==> flow/design.v <==
module mux #(parameter N = 32)(
    input  wire [N-1:0] a,
    input  wire [N-1:0] b,
    input  wire sel,
    output reg  [N-1:0] y
);
    always @(*) begin
        y = sel ? b : a;
    end
endmodule
module Extender(
    input  [23:0] Instr,
    input  [1:0]  ImmSrc,
    output reg [31:0] ExtImm
);
    always @(*) begin
        case (ImmSrc)
            2'b00: ExtImm = {24'b0, Instr[7:0]};
            2'b01: ExtImm = {20'b0, Instr[11:0]};
            2'b10: ExtImm = {{6{Instr[23]}}, Instr, 2'b00};
            default: ExtImm = 32'b0;
        endcase
    end
endmodule
module alu (
    input  [31:0] A,   
    input  [31:0] B,    
    input  [1:0]  ALUControl,
    output reg  [31:0] Result,
    output reg         N,     
    output reg         Z,     
    output reg         C,     
    output reg         V      
);
     reg [32:0] temp;
  always @(*) begin
   temp = 33'd0;
   case( ALUControl)
    2'b00: begin
     temp = {1'b0, A} + {1'b0, B};
     Result = A+B;
    end
    2'b01: begin
     temp = {1'b0, A} - {1'b0, B};
     Result = A-B;
    end
    2'b10: begin
     Result = A & B;
    end
    2'b11: begin
     Result = A | B;
    end
   endcase
    C = ~ALUControl[1] & temp[32];
    V =  ~(A[31]^B[31]^ALUControl[0]) & (A[31]^Result[31])&~ALUControl[1];
    N =  Result[31];
    Z = (Result==0);
  end
endmodule
module Register_file(
    input         clk,
    input         WE3,           
    input  [3:0]  A1,            
    input  [3:0]  A2,            
    input  [3:0]  A3,            
    input  [31:0] R15,           
    input  [31:0] WD3,           
    output [31:0] RD1,           
    output [31:0] RD2            
);
    reg [31:0] rf[0:15];
    integer i;
    assign RD1 = (A1 == 4'd15) ? R15 : rf[A1];
    assign RD2 = (A2 == 4'd15) ? R15 : rf[A2];
    always @(posedge clk) begin
        if (WE3 && (A3 != 4'd15)) begin
            rf[A3] <= WD3;
        end
    end
endmodule
module Datapath(
    input         clk,
    input         reset,
    input         PCSrc,
    input         MemtoReg,
    input         MemWrite,
    input         ALUSrc,
    input  [1:0]  ALUControl,
    input  [1:0]  ImmSrc,
    input         RegWrite,
    input  [1:0]  RegSrc,
    input  [31:0] Instr,
    input  [31:0] ReadData,
    output [31:0] PC,
    output [31:0] ALUResult,
    output [31:0] WriteData,
    output [31:0] SrcA,
    output [31:0] SrcB,
    output [31:0] ExtImm,
    output [31:0] RD1,
    output [31:0] RD2,
    output        N,
    output        Z,
    output        C,
    output        V
);
    wire [31:0] PCNext, PCPlus4, PCPlus8;
    wire [31:0] Result;
    wire [31:0] RD;
    wire [3:0] RA1, RA2;
    reg [31:0] PCReg;
    assign PC = PCReg;
    always @(posedge clk or posedge reset) begin
        if(reset) PCReg<=0;
        else PCReg <= PCNext;
    end
    assign PCPlus4 = PC + 32'd4;
    assign PCPlus8 = PC + 32'd8;
    assign RD = Instr;
    mux #(.N(4)) muxA (
        .a(RD[19:16]),
        .b(4'b1111),
        .sel(RegSrc[0]),
        .y(RA1)
    );
    mux #(.N(4)) muxB (
        .a(RD[3:0]),
        .b(RD[15:12]),
        .sel(RegSrc[1]),
        .y(RA2)
    );
    Register_file rf (
        .clk(clk),
        .WE3(RegWrite),
        .A1(RA1),
        .A2(RA2),
        .A3(RD[15:12]),
        .R15(PCPlus8),
        .WD3(Result),
        .RD1(RD1),
        .RD2(RD2)
    );
    assign SrcA = RD1;
    assign WriteData = RD2;
    Extender ext (
        .Instr(RD[23:0]),
        .ImmSrc(ImmSrc),
        .ExtImm(ExtImm)
    );
    mux #(.N(32)) muxSrcB (
        .a(RD2),
        .b(ExtImm),
        .sel(ALUSrc),
        .y(SrcB)
    );
    alu ALU_inst (
        .A(SrcA),
        .B(SrcB),
        .ALUControl(ALUControl),
        .Result(ALUResult),
        .N(N),
        .Z(Z),
        .C(C),
        .V(V)
    );
    mux #(.N(32)) muxResult (
        .a(ALUResult),
        .b(ReadData),
        .sel(MemtoReg),
        .y(Result)
    );
    mux #(.N(32)) muxPC (
        .a(PCPlus4),
        .b(Result),
        .sel(PCSrc),
        .y(PCNext)
    );
endmodule
module Condition_Check(
  input  [3:0] Cond,
  input        N, Z, C, V,
  output reg   CondEx
);
  always @(*) begin
    case(Cond)
      4'b0000: CondEx = Z;                     
      4'b0001: CondEx = ~Z;                    
      4'b0010: CondEx = C;                     
      4'b0011: CondEx = ~C;                    
      4'b0100: CondEx = N;                     
      4'b0101: CondEx = ~N;                    
      4'b0110: CondEx = V;                     
      4'b0111: CondEx = ~V;                    
      4'b1000: CondEx = C & ~Z;                
      4'b1001: CondEx = (~C) | Z;              
      4'b1010: CondEx = ~(N ^ V);              
      4'b1011: CondEx =  (N ^ V);              
      4'b1100: CondEx = (~Z) & ~(N ^ V);       
      4'b1101: CondEx = Z | (N ^ V);           
      4'b1110: CondEx = 1'b1;                  
      default: CondEx = 1'bx;
    endcase
  end
endmodule
module Decoder (
    input  [1:0] Op,
    input  [5:0] Funct,
    input  [3:0] Rd,
    output [1:0] FlagW,
    output       PCS,
    output       RegW,
    output       MemW,
    output       MemtoReg,
    output       ALUSrc,
    output [1:0] ImmSrc,
    output [1:0] RegSrc,
    output [1:0] ALUControl
);
    reg  [9:0] controls;
    reg  [1:0] FlagW_r;
    reg  [1:0] ALUControl_r;
    wire Branch;
    wire ALUOp;
    assign FlagW      = FlagW_r;
    assign ALUControl = ALUControl_r;
    always @(*) begin
        case (Op)
            2'b00: begin
                if (Funct[5])        
                    controls = 10'b0000101001;
                else                 
                    controls = 10'b0000001001;
            end
            2'b01: begin
                if (Funct[0])        
                    controls = 10'b0001111000;
                else                 
                    controls = 10'b1001110100;
            end
            2'b10: begin
                controls = 10'b0110100010;
            end
            default: begin
                controls = 10'b0000000000;
            end
        endcase
    end
    assign { RegSrc,
             ImmSrc,
             ALUSrc,
             MemtoReg,
             RegW,
             MemW,
             Branch,
             ALUOp } = controls;
    always @(*) begin
        if (ALUOp) begin
            case (Funct[4:1])
                4'b0100: ALUControl_r = 2'b00;  
                4'b0010: ALUControl_r = 2'b01;  
                4'b0000: ALUControl_r = 2'b10;  
                4'b1100: ALUControl_r = 2'b11;  
                default: ALUControl_r = 2'b00;
            endcase
            FlagW_r[1] = Funct[0];
            FlagW_r[0] = Funct[0] &
                        ((ALUControl_r == 2'b00) |
                         (ALUControl_r == 2'b01));
        end
        else begin
            ALUControl_r = 2'b00;
            FlagW_r      = 2'b00;
        end
    end
    assign PCS = ((Rd == 4'b1111) & RegW) | Branch;
endmodule
module Control_Unit(
   input clk,
   input reset,
   input [3:0]Rd,
   input  [1:0] Op,
   input  [5:0] Funct,
   input  [3:0] Cond,
   input  N, Z, C, V,
   output         PCSrc,
   output         MemtoReg,
   output         MemWrite,
   output  [1:0]  ALUControl,
   output  [1:0]  ImmSrc,
   output         RegWrite,
   output         ALUSrc,
   output  [1:0]  RegSrc
    );
    wire PCS;
    wire RegW;
    wire MemW;
    wire CondEx;
    wire [1:0] FlagW;
    wire [1:0] FlagWrite;
    reg N_reg, Z_reg, C_reg, V_reg;
    assign FlagWrite = FlagW & {CondEx, CondEx};
   assign PCSrc = PCS & CondEx;
   assign RegWrite = RegW & CondEx;
   assign MemWrite = MemW & CondEx;
    always @(posedge clk or posedge reset) begin
    if (reset) begin
        N_reg <= 1'b0;
        Z_reg <= 1'b0;
        C_reg <= 1'b0;
        V_reg <= 1'b0;
    end else begin
        if (FlagWrite[1]) begin
            N_reg <= N;
            Z_reg <= Z;
        end
        if (FlagWrite[0]) begin
            C_reg <= C;
            V_reg <= V;
        end
    end
end
    Decoder decoder(
        .Rd(Rd),
        .Op(Op),
        .Funct(Funct),
        .PCS(PCS),
        .RegW(RegW),
        .MemW(MemW),
        .MemtoReg(MemtoReg),
        .ALUSrc(ALUSrc),
        .ImmSrc(ImmSrc),
        .RegSrc(RegSrc),
        .ALUControl(ALUControl),
        .FlagW(FlagW)
    );
    Condition_Check cond_check(
        .Cond(Cond),
        .N(N_reg), .Z(Z_reg), .C(C_reg), .V(V_reg),
        .CondEx(CondEx)
    );
endmodule
module top (
    input         clk,
    input         reset,
    output [31:0] PC,
    input  [31:0] Instr,
    output        MemWrite,
    output [31:0] DataAdr,
    output [31:0] WriteData,
    input  [31:0] ReadData
);
    wire        PCSrc;
    wire        MemtoReg;
    wire [1:0]  ALUControl;
    wire [1:0]  ImmSrc;
    wire        RegWrite;
    wire        ALUSrc;
    wire [1:0]  RegSrc;
    wire [31:0] ALUResult;
    wire [31:0] SrcA, SrcB, ExtImm;
    wire [31:0] RD1, RD2;
    wire N, Z, C, V;
    assign DataAdr = ALUResult;
    wire [3:0]  Cond;
    wire [1:0]  Op;
    wire [5:0]  Funct;
    wire [3:0]  Rd;
    Datapath datapath_inst (
        .clk(clk),
        .reset(reset),
        .PCSrc(PCSrc),
        .MemtoReg(MemtoReg),
        .MemWrite(MemWrite),
        .ALUSrc(ALUSrc),
        .ALUControl(ALUControl),
        .ImmSrc(ImmSrc),
        .RegWrite(RegWrite),
        .RegSrc(RegSrc),
        .Instr(Instr),
        .N(N), .Z(Z), .C(C), .V(V),
        .PC(PC),
        .ALUResult(ALUResult),
        .WriteData(WriteData),
        .ReadData(ReadData),
        .SrcA(SrcA),
        .SrcB(SrcB),
        .ExtImm(ExtImm),
        .RD1(RD1),
        .RD2(RD2)
    );
    assign Cond  = Instr[31:28];
    assign Op    = Instr[27:26];
    assign Funct = { Instr[25], Instr[24:21], Instr[20] };  
    assign Rd    = Instr[15:12];
    Control_Unit control_inst (
        .clk(clk),
        .reset(reset),
        .Rd(Rd),
        .Op(Op),
        .Funct(Funct),
        .Cond(Cond),
        .N(N), .Z(Z), .C(C), .V(V),
        .PCSrc(PCSrc),
        .MemtoReg(MemtoReg),
        .MemWrite(MemWrite),
        .ALUControl(ALUControl),
        .ImmSrc(ImmSrc),
        .RegWrite(RegWrite),
        .ALUSrc(ALUSrc),
        .RegSrc(RegSrc)
    );
endmodule
### From RTL to reports: top

What the tools print for top, step after step.
Line numbers count from 1 in the design file above.
The mark n/a stands for no value.

* top module: top
* clock input: clk
* library: sky130hd
* corner: tt_025C_1v80

### Word level

Counts by Yosys on the flattened word-level netlist (proc, flatten, opt, wreduce; memories kept). Register bits leave out memories and registers merged into their read ports (data or address). Print and check cells are left out.
Memory sizes are those after Yosys's memory passes, which may raise the word count (mostly to a power of two), join words into wider ones and drop unused or constant bits.

* register bits: 36
* bits in writable memories: 512
* memories kept: 1
* input port bits: 66
* output and inout bits: 97
* word-level cells: 99

* $add $sub $neg: 6
* equality and inequality tests: 28
* mux-type cells: 22
* bitwise logic cells: 28
* reductions and logical operators: 9

Memories
* datapath_inst.rf.rf: depth 16, width 32, read ports 2, wr ports 1, RTL line 71 `reg [31:0] rf[0:15];`

Operators with widths (count)
* 32-bit two-way mux: 6
* 32-bit parallel mux with 4-bit select: 1
* 33-bit parallel mux with 3-bit select: 1
* 32-bit parallel mux with 3-bit select: 1
* 4-bit == test with constant B: 11
* 32-bit by 32-bit adder with 33-bit output: 1
* 32-bit by 32-bit subtractor with 33-bit output: 1
* 32-bit by 3-bit adder with 32-bit output with constant B: 1
* 32-bit adder: 1
* 32-bit subtractor: 1
* 32-bit bitwise AND: 1
* 32-bit bitwise OR: 1
* 32-bit by 4-bit adder with 32-bit output with constant B: 1
* 32-bit zero test: 1
* 10-bit parallel mux with 3-bit select: 1
* 4-bit by 3-bit == test with 1-bit output with constant B: 4
* 1-bit parallel mux with 15-bit select: 1
* 4-bit by 2-bit == test with 1-bit output with constant B: 3
* 4-bit two-way mux: 3
* 1-bit bitwise AND: 10
* 10-bit two-way mux: 1
* 2-bit by 1-bit == test with 1-bit output with constant B: 4
* 2-bit == test with constant B: 4
* 2-bit zero test: 4
* 4-bit zero test: 2
* 1-bit inverter: 7
* 2-bit parallel mux with 3-bit select: 1
* 6-bit two-way mux: 1

Other operator kinds: 9; their cells: 18.

### Longest topological paths

Depth = most cells in a row (Yosys ltp): at word level without a register or memory, in the mapped netlist without a sequential cell, where the memories' decode and read muxes count.

* depth after elaboration: 11
* ABC_AREA: 1
* depth in mapped cells: 45

### Synthesis result

Yosys stat after the flow's synthesis: flattened, memories mapped to cells. It holds for the ABC_AREA given above (unset counts as 0); a run with the other value may have another netlist.

Cells by type
* sky130_fd_sc_hd__edfxtp_1: count 512, total area 1.54E+04 µm²
* sky130_fd_sc_hd__nand2_1: count 1180, total area 4.43E+03 µm²
* sky130_fd_sc_hd__nand3_1: count 507, total area 2.54E+03 µm²
* sky130_fd_sc_hd__inv_1: count 629, total area 2.36E+03 µm²
* sky130_fd_sc_hd__o21ai_0: count 393, total area 1.97E+03 µm²
* sky130_fd_sc_hd__a21oi_1: count 300, total area 1501.44 µm²
* sky130_fd_sc_hd__nor2_1: count 258, total area 968.429 µm²
* sky130_fd_sc_hd__dfrtp_1: count 36, total area 900.864 µm²
* sky130_fd_sc_hd__ha_1: count 45, total area 563.04 µm²
* sky130_fd_sc_hd__buf_2: count 90, total area 450.432 µm²
* sky130_fd_sc_hd__xor2_1: count 48, total area 420.403 µm²
* sky130_fd_sc_hd__clkbuf_1: count 97, total area 364.099 µm²
* sky130_fd_sc_hd__o211ai_1: count 32, total area 240.23 µm²
* sky130_fd_sc_hd__o221ai_1: count 26, total area 227.718 µm²
* sky130_fd_sc_hd__a21boi_0: count 25, total area 187.68 µm²
* sky130_fd_sc_hd__buf_4: count 24, total area 180.173 µm²
* sky130_fd_sc_hd__buf_6: count 16, total area 180.173 µm²
* sky130_fd_sc_hd__xnor2_1: count 20, total area 175.168 µm²

Other cell types: 41; their cells: 256.

* standard cells after synthesis: 4494
* mapped area: 34742.1 µm²
* area of sequential cells: 16275.6 µm²
* flip-flops: 548
* buffer cells: 238

### Path before layout

OpenSTA on the mapped netlist: ideal clock, no wires. The path of least setup slack (recovery checks aside). Input and output delay are each 20% of the period. Register names are those of the netlist, which keeps one name where synthesis merged equal registers.

* path type: input-to-output
* start point: input Instr[27]
* end point: output DataAdr[26]
* period: 11.0 ns
* output delay: 2.200 ns
* time at the first pin: 2.200 ns
* data arrival time: 6.225 ns
* required time: 8.800 ns
* path slack: 2.575 ns
* path delay: 4.025 ns
* driving pins on the path: 35
* buffers on the path: 3
* synthesis period reached: 8.425 ns

"path delay" is the arrival time less input delay plus setup time.
At an output port there is no setup time.
"driving pins on the path": output pins that drive a net of the path, with the launching flip-flop's if there is one; two outputs of one cell count as two.
"synthesis period reached" is the clock period less the worst setup slack; recovery checks do not enter. This is arithmetic on one report: input and output delays are still those of the set period (20% each).
Between the ends stands the longest chain of elaborated cells between them, by number of cells; it is not shown to be the way that was timed. Of several equally long chains one is given.
Each line given opens the expression or statement behind the cell; cells for indexed reads and writes are added by Yosys, which also makes memories of some case tables.
A memory read counts as a cell of the chain, while the word-level depth stops at memories.

* cells stage by stage: sky130_fd_sc_hd__inv_1 -> sky130_fd_sc_hd__ha_1 -> sky130_fd_sc_hd__nand3_2 -> sky130_fd_sc_hd__buf_8 -> sky130_fd_sc_hd__o21ai_2 -> sky130_fd_sc_hd__buf_2 -> sky130_fd_sc_hd__buf_2 -> sky130_fd_sc_hd__o21ai_0 -> sky130_fd_sc_hd__o21ai_0 -> sky130_fd_sc_hd__nand2_1 -> sky130_fd_sc_hd__nand3_1 -> sky130_fd_sc_hd__nand3_1 -> sky130_fd_sc_hd__nand2_1 -> sky130_fd_sc_hd__inv_1 -> sky130_fd_sc_hd__ha_1 -> sky130_fd_sc_hd__inv_1 -> sky130_fd_sc_hd__nor2_1 -> sky130_fd_sc_hd__nand3_1 -> sky130_fd_sc_hd__inv_1 -> sky130_fd_sc_hd__a21oi_1 -> sky130_fd_sc_hd__xor2_1 -> sky130_fd_sc_hd__inv_1 -> sky130_fd_sc_hd__ha_1 -> sky130_fd_sc_hd__nand2_1 -> sky130_fd_sc_hd__nor2_1 -> sky130_fd_sc_hd__inv_1 -> sky130_fd_sc_hd__nor3_1 -> sky130_fd_sc_hd__nand3_1 -> sky130_fd_sc_hd__nand3_1 -> sky130_fd_sc_hd__nand2_1 -> sky130_fd_sc_hd__nand2_1 -> sky130_fd_sc_hd__a21oi_1 -> sky130_fd_sc_hd__o21a_1 -> sky130_fd_sc_hd__a21oi_1 -> sky130_fd_sc_hd__inv_1
* cells in the longest elaborated chain: 8

RTL lines, path post-synthesis
* start: declaration: RTL line 346 `input  [31:0] Instr,`
* 2-bit == test: RTL line 227 `case (Op)`
* 10-bit parallel mux with 3-bit select: RTL line 227
* 4-bit two-way mux: RTL line 8 `y = sel ? b : a;`
* memory 16 x 32 bit: RTL line 71 `reg [31:0] rf[0:15];`
* 32-bit two-way mux: RTL line 74 `assign RD2 = (A2 == 4'd15) ? R15 : rf[A2];`
* 32-bit two-way mux: RTL line 8
* 32-bit subtractor: RTL line 45 `Result = A-B;`
* 32-bit parallel mux with 4-bit select: RTL line 38 `case( ALUControl)`
* end: declaration: RTL line 348 `output [31:0] DataAdr,`

### Timing after layout

Path of least setup slack in the final report of run 1 (OpenROAD, finished layout, wires in). Where an end is a register, its clock arrival counts in the times.

* path type: input-to-output
* start point: input Instr[20]
* end point: output DataAdr[28]
* period: 14.9 ns
* output delay: 2.98 ns
* time at the first pin: 2.98 ns
* data arrival time: 8.33 ns
* required time: 11.92 ns
* path slack: 3.59 ns
* driving pins on the path: 34
* buffers on the path: 7

Between the ends stands the longest chain of elaborated cells between them, by number of cells; it is not shown to be the way that was timed. Of several equally long chains one is given.
A memory read counts as a cell of the chain, while the word-level depth stops at memories.

* cells stage by stage: sky130_fd_sc_hd__dlygate4sd2_1 -> sky130_fd_sc_hd__inv_4 -> sky130_fd_sc_hd__buf_4 -> sky130_fd_sc_hd__nand4_4 -> sky130_fd_sc_hd__nand2_8 -> sky130_fd_sc_hd__buf_12 -> sky130_fd_sc_hd__bufbuf_16 -> sky130_fd_sc_hd__nand2_1 -> sky130_fd_sc_hd__nand3_1 -> sky130_fd_sc_hd__nand3_1 -> sky130_fd_sc_hd__nand3_1 -> sky130_fd_sc_hd__nand2_2 -> sky130_fd_sc_hd__nand3_2 -> sky130_fd_sc_hd__nand2_1 -> sky130_fd_sc_hd__inv_1 -> sky130_fd_sc_hd__nand3_2 -> sky130_fd_sc_hd__nor2_2 -> sky130_fd_sc_hd__nand2_1 -> sky130_fd_sc_hd__o21ai_4 -> sky130_fd_sc_hd__xor2_2 -> sky130_fd_sc_hd__ha_4 -> sky130_fd_sc_hd__nand2_2 -> sky130_fd_sc_hd__nor2_4 -> sky130_fd_sc_hd__nand2_1 -> sky130_fd_sc_hd__inv_1 -> sky130_fd_sc_hd__nand3b_1 -> sky130_fd_sc_hd__o211ai_1 -> sky130_fd_sc_hd__buf_4 -> sky130_fd_sc_hd__buf_4 -> sky130_fd_sc_hd__nor2_1 -> sky130_fd_sc_hd__nor2_1 -> sky130_fd_sc_hd__a21oi_2 -> sky130_fd_sc_hd__inv_1 -> sky130_fd_sc_hd__clkdlybuf4s50_1
* cells in the longest elaborated chain: 8

RTL lines, path after layout
* start: declaration: RTL line 346 `input  [31:0] Instr,`
* 10-bit two-way mux: RTL line 235 `if (Funct[0])`
* 10-bit parallel mux with 3-bit select: RTL line 227 `case (Op)`
* 4-bit two-way mux: RTL line 8 `y = sel ? b : a;`
* memory 16 x 32 bit: RTL line 71 `reg [31:0] rf[0:15];`
* 32-bit two-way mux: RTL line 74 `assign RD2 = (A2 == 4'd15) ? R15 : rf[A2];`
* 32-bit two-way mux: RTL line 8
* 32-bit subtractor: RTL line 45 `Result = A-B;`
* 32-bit parallel mux with 4-bit select: RTL line 38 `case( ALUControl)`
* end: declaration: RTL line 348 `output [31:0] DataAdr,`

Lab notebook: top

top through Yosys and OpenROAD on sky130hd: 2 stored runs, unordered, with their settings and measured results. The constraints put input and output delay at 20% of the set period each and load the outputs with 0.01 pF.
"allowed time less slack (worst setup path)" means the part of the period allowed to the worst setup path (the constraints hold back 20% at inputs and 20% at outputs) less its slack; where the path has registers, the arrival times of their clocks count too.
"total power of the final layout" rests on the timing tool's default activity at the inputs, not on a simulated workload.

### Run 1

==> flow/run.sh <==
#!/bin/bash
# the make line also repeats the synthesis and layout settings of config.mk as NAME=value (left out here)
make -C /OpenROAD-flow-scripts/flow DESIGN_CONFIG=/design/flow/config.mk WORK_HOME=/design/flow/orfs CLKGATE_MAP_FILE= finish
==> flow/config.mk <==
export PLATFORM = sky130hd
export DESIGN_NAME = top
export DESIGN_NICKNAME = top
export VERILOG_FILES = /design/flow/design.v
export SDC_FILE = /design/flow/constraint.sdc
export NUM_CORES = 4
export LEC_CHECK = 0
export ABC_AREA = 1
export CAP_MARGIN = 15
export CELL_PAD_IN_SITES_GLOBAL_PLACEMENT = 3
export CORE_ASPECT_RATIO = 0.85
export CORE_MARGIN = 3
export CORE_UTILIZATION = 40
export CTS_CLUSTER_SIZE = 18
export GPL_ROUTABILITY_DRIVEN = 0
export PLACE_DENSITY = 0.66
export SETUP_SLACK_MARGIN = 3.74
export SLEW_MARGIN = 30
==> flow/constraint.sdc <==
create_clock -name core_clock -period 14.9 [get_ports {clk}]
set_input_delay 2.9800 -clock core_clock [delete_from_list [all_inputs] [get_ports {clk}]]
set_output_delay 2.9800 -clock core_clock [all_outputs]
set_load 0.01 [all_outputs]

Results of run 1:
- Post-synthesis cell area: 34742.1 µm²
- Overall die area: 90439.0 µm²
- Utilization after routing: 0.506
- Worst setup slack after layout: 3.586 ns
- Summed negative setup slack: 0.000 ns
- Worst-case hold slack: 0.592 ns
- Total power of the final layout: 6.117 mW
- Allowed time less slack (worst setup path): 5.35 ns
- Critical path kind: input-to-output

### Run 2

==> flow/run.sh <==
#!/bin/bash
# the make line also repeats the synthesis and layout settings of config.mk as NAME=value (left out here)
make -C /OpenROAD-flow-scripts/flow DESIGN_CONFIG=/design/flow/config.mk WORK_HOME=/design/flow/orfs CLKGATE_MAP_FILE= finish
==> flow/config.mk <==
export PLATFORM = sky130hd
export DESIGN_NAME = top
export DESIGN_NICKNAME = top
export VERILOG_FILES = /design/flow/design.v
export SDC_FILE = /design/flow/constraint.sdc
export NUM_CORES = 4
export LEC_CHECK = 0
export ABC_AREA = 1
export CAP_MARGIN = 20
export CELL_PAD_IN_SITES_DETAIL_PLACEMENT = 2
export CORE_MARGIN = 6
export CORE_UTILIZATION = 40
export CTS_CLUSTER_DIAMETER = 155
export CTS_CLUSTER_SIZE = 79
export HOLD_SLACK_MARGIN = 0.13
export SETUP_SLACK_MARGIN = 5
export SLEW_MARGIN = 20
==> flow/constraint.sdc <==
create_clock -name core_clock -period 16.7 [get_ports {clk}]
set_input_delay 3.3400 -clock core_clock [delete_from_list [all_inputs] [get_ports {clk}]]
set_output_delay 3.3400 -clock core_clock [all_outputs]
set_load 0.01 [all_outputs]

Outcome of run 2: incomplete, routing halted on GRT-0232
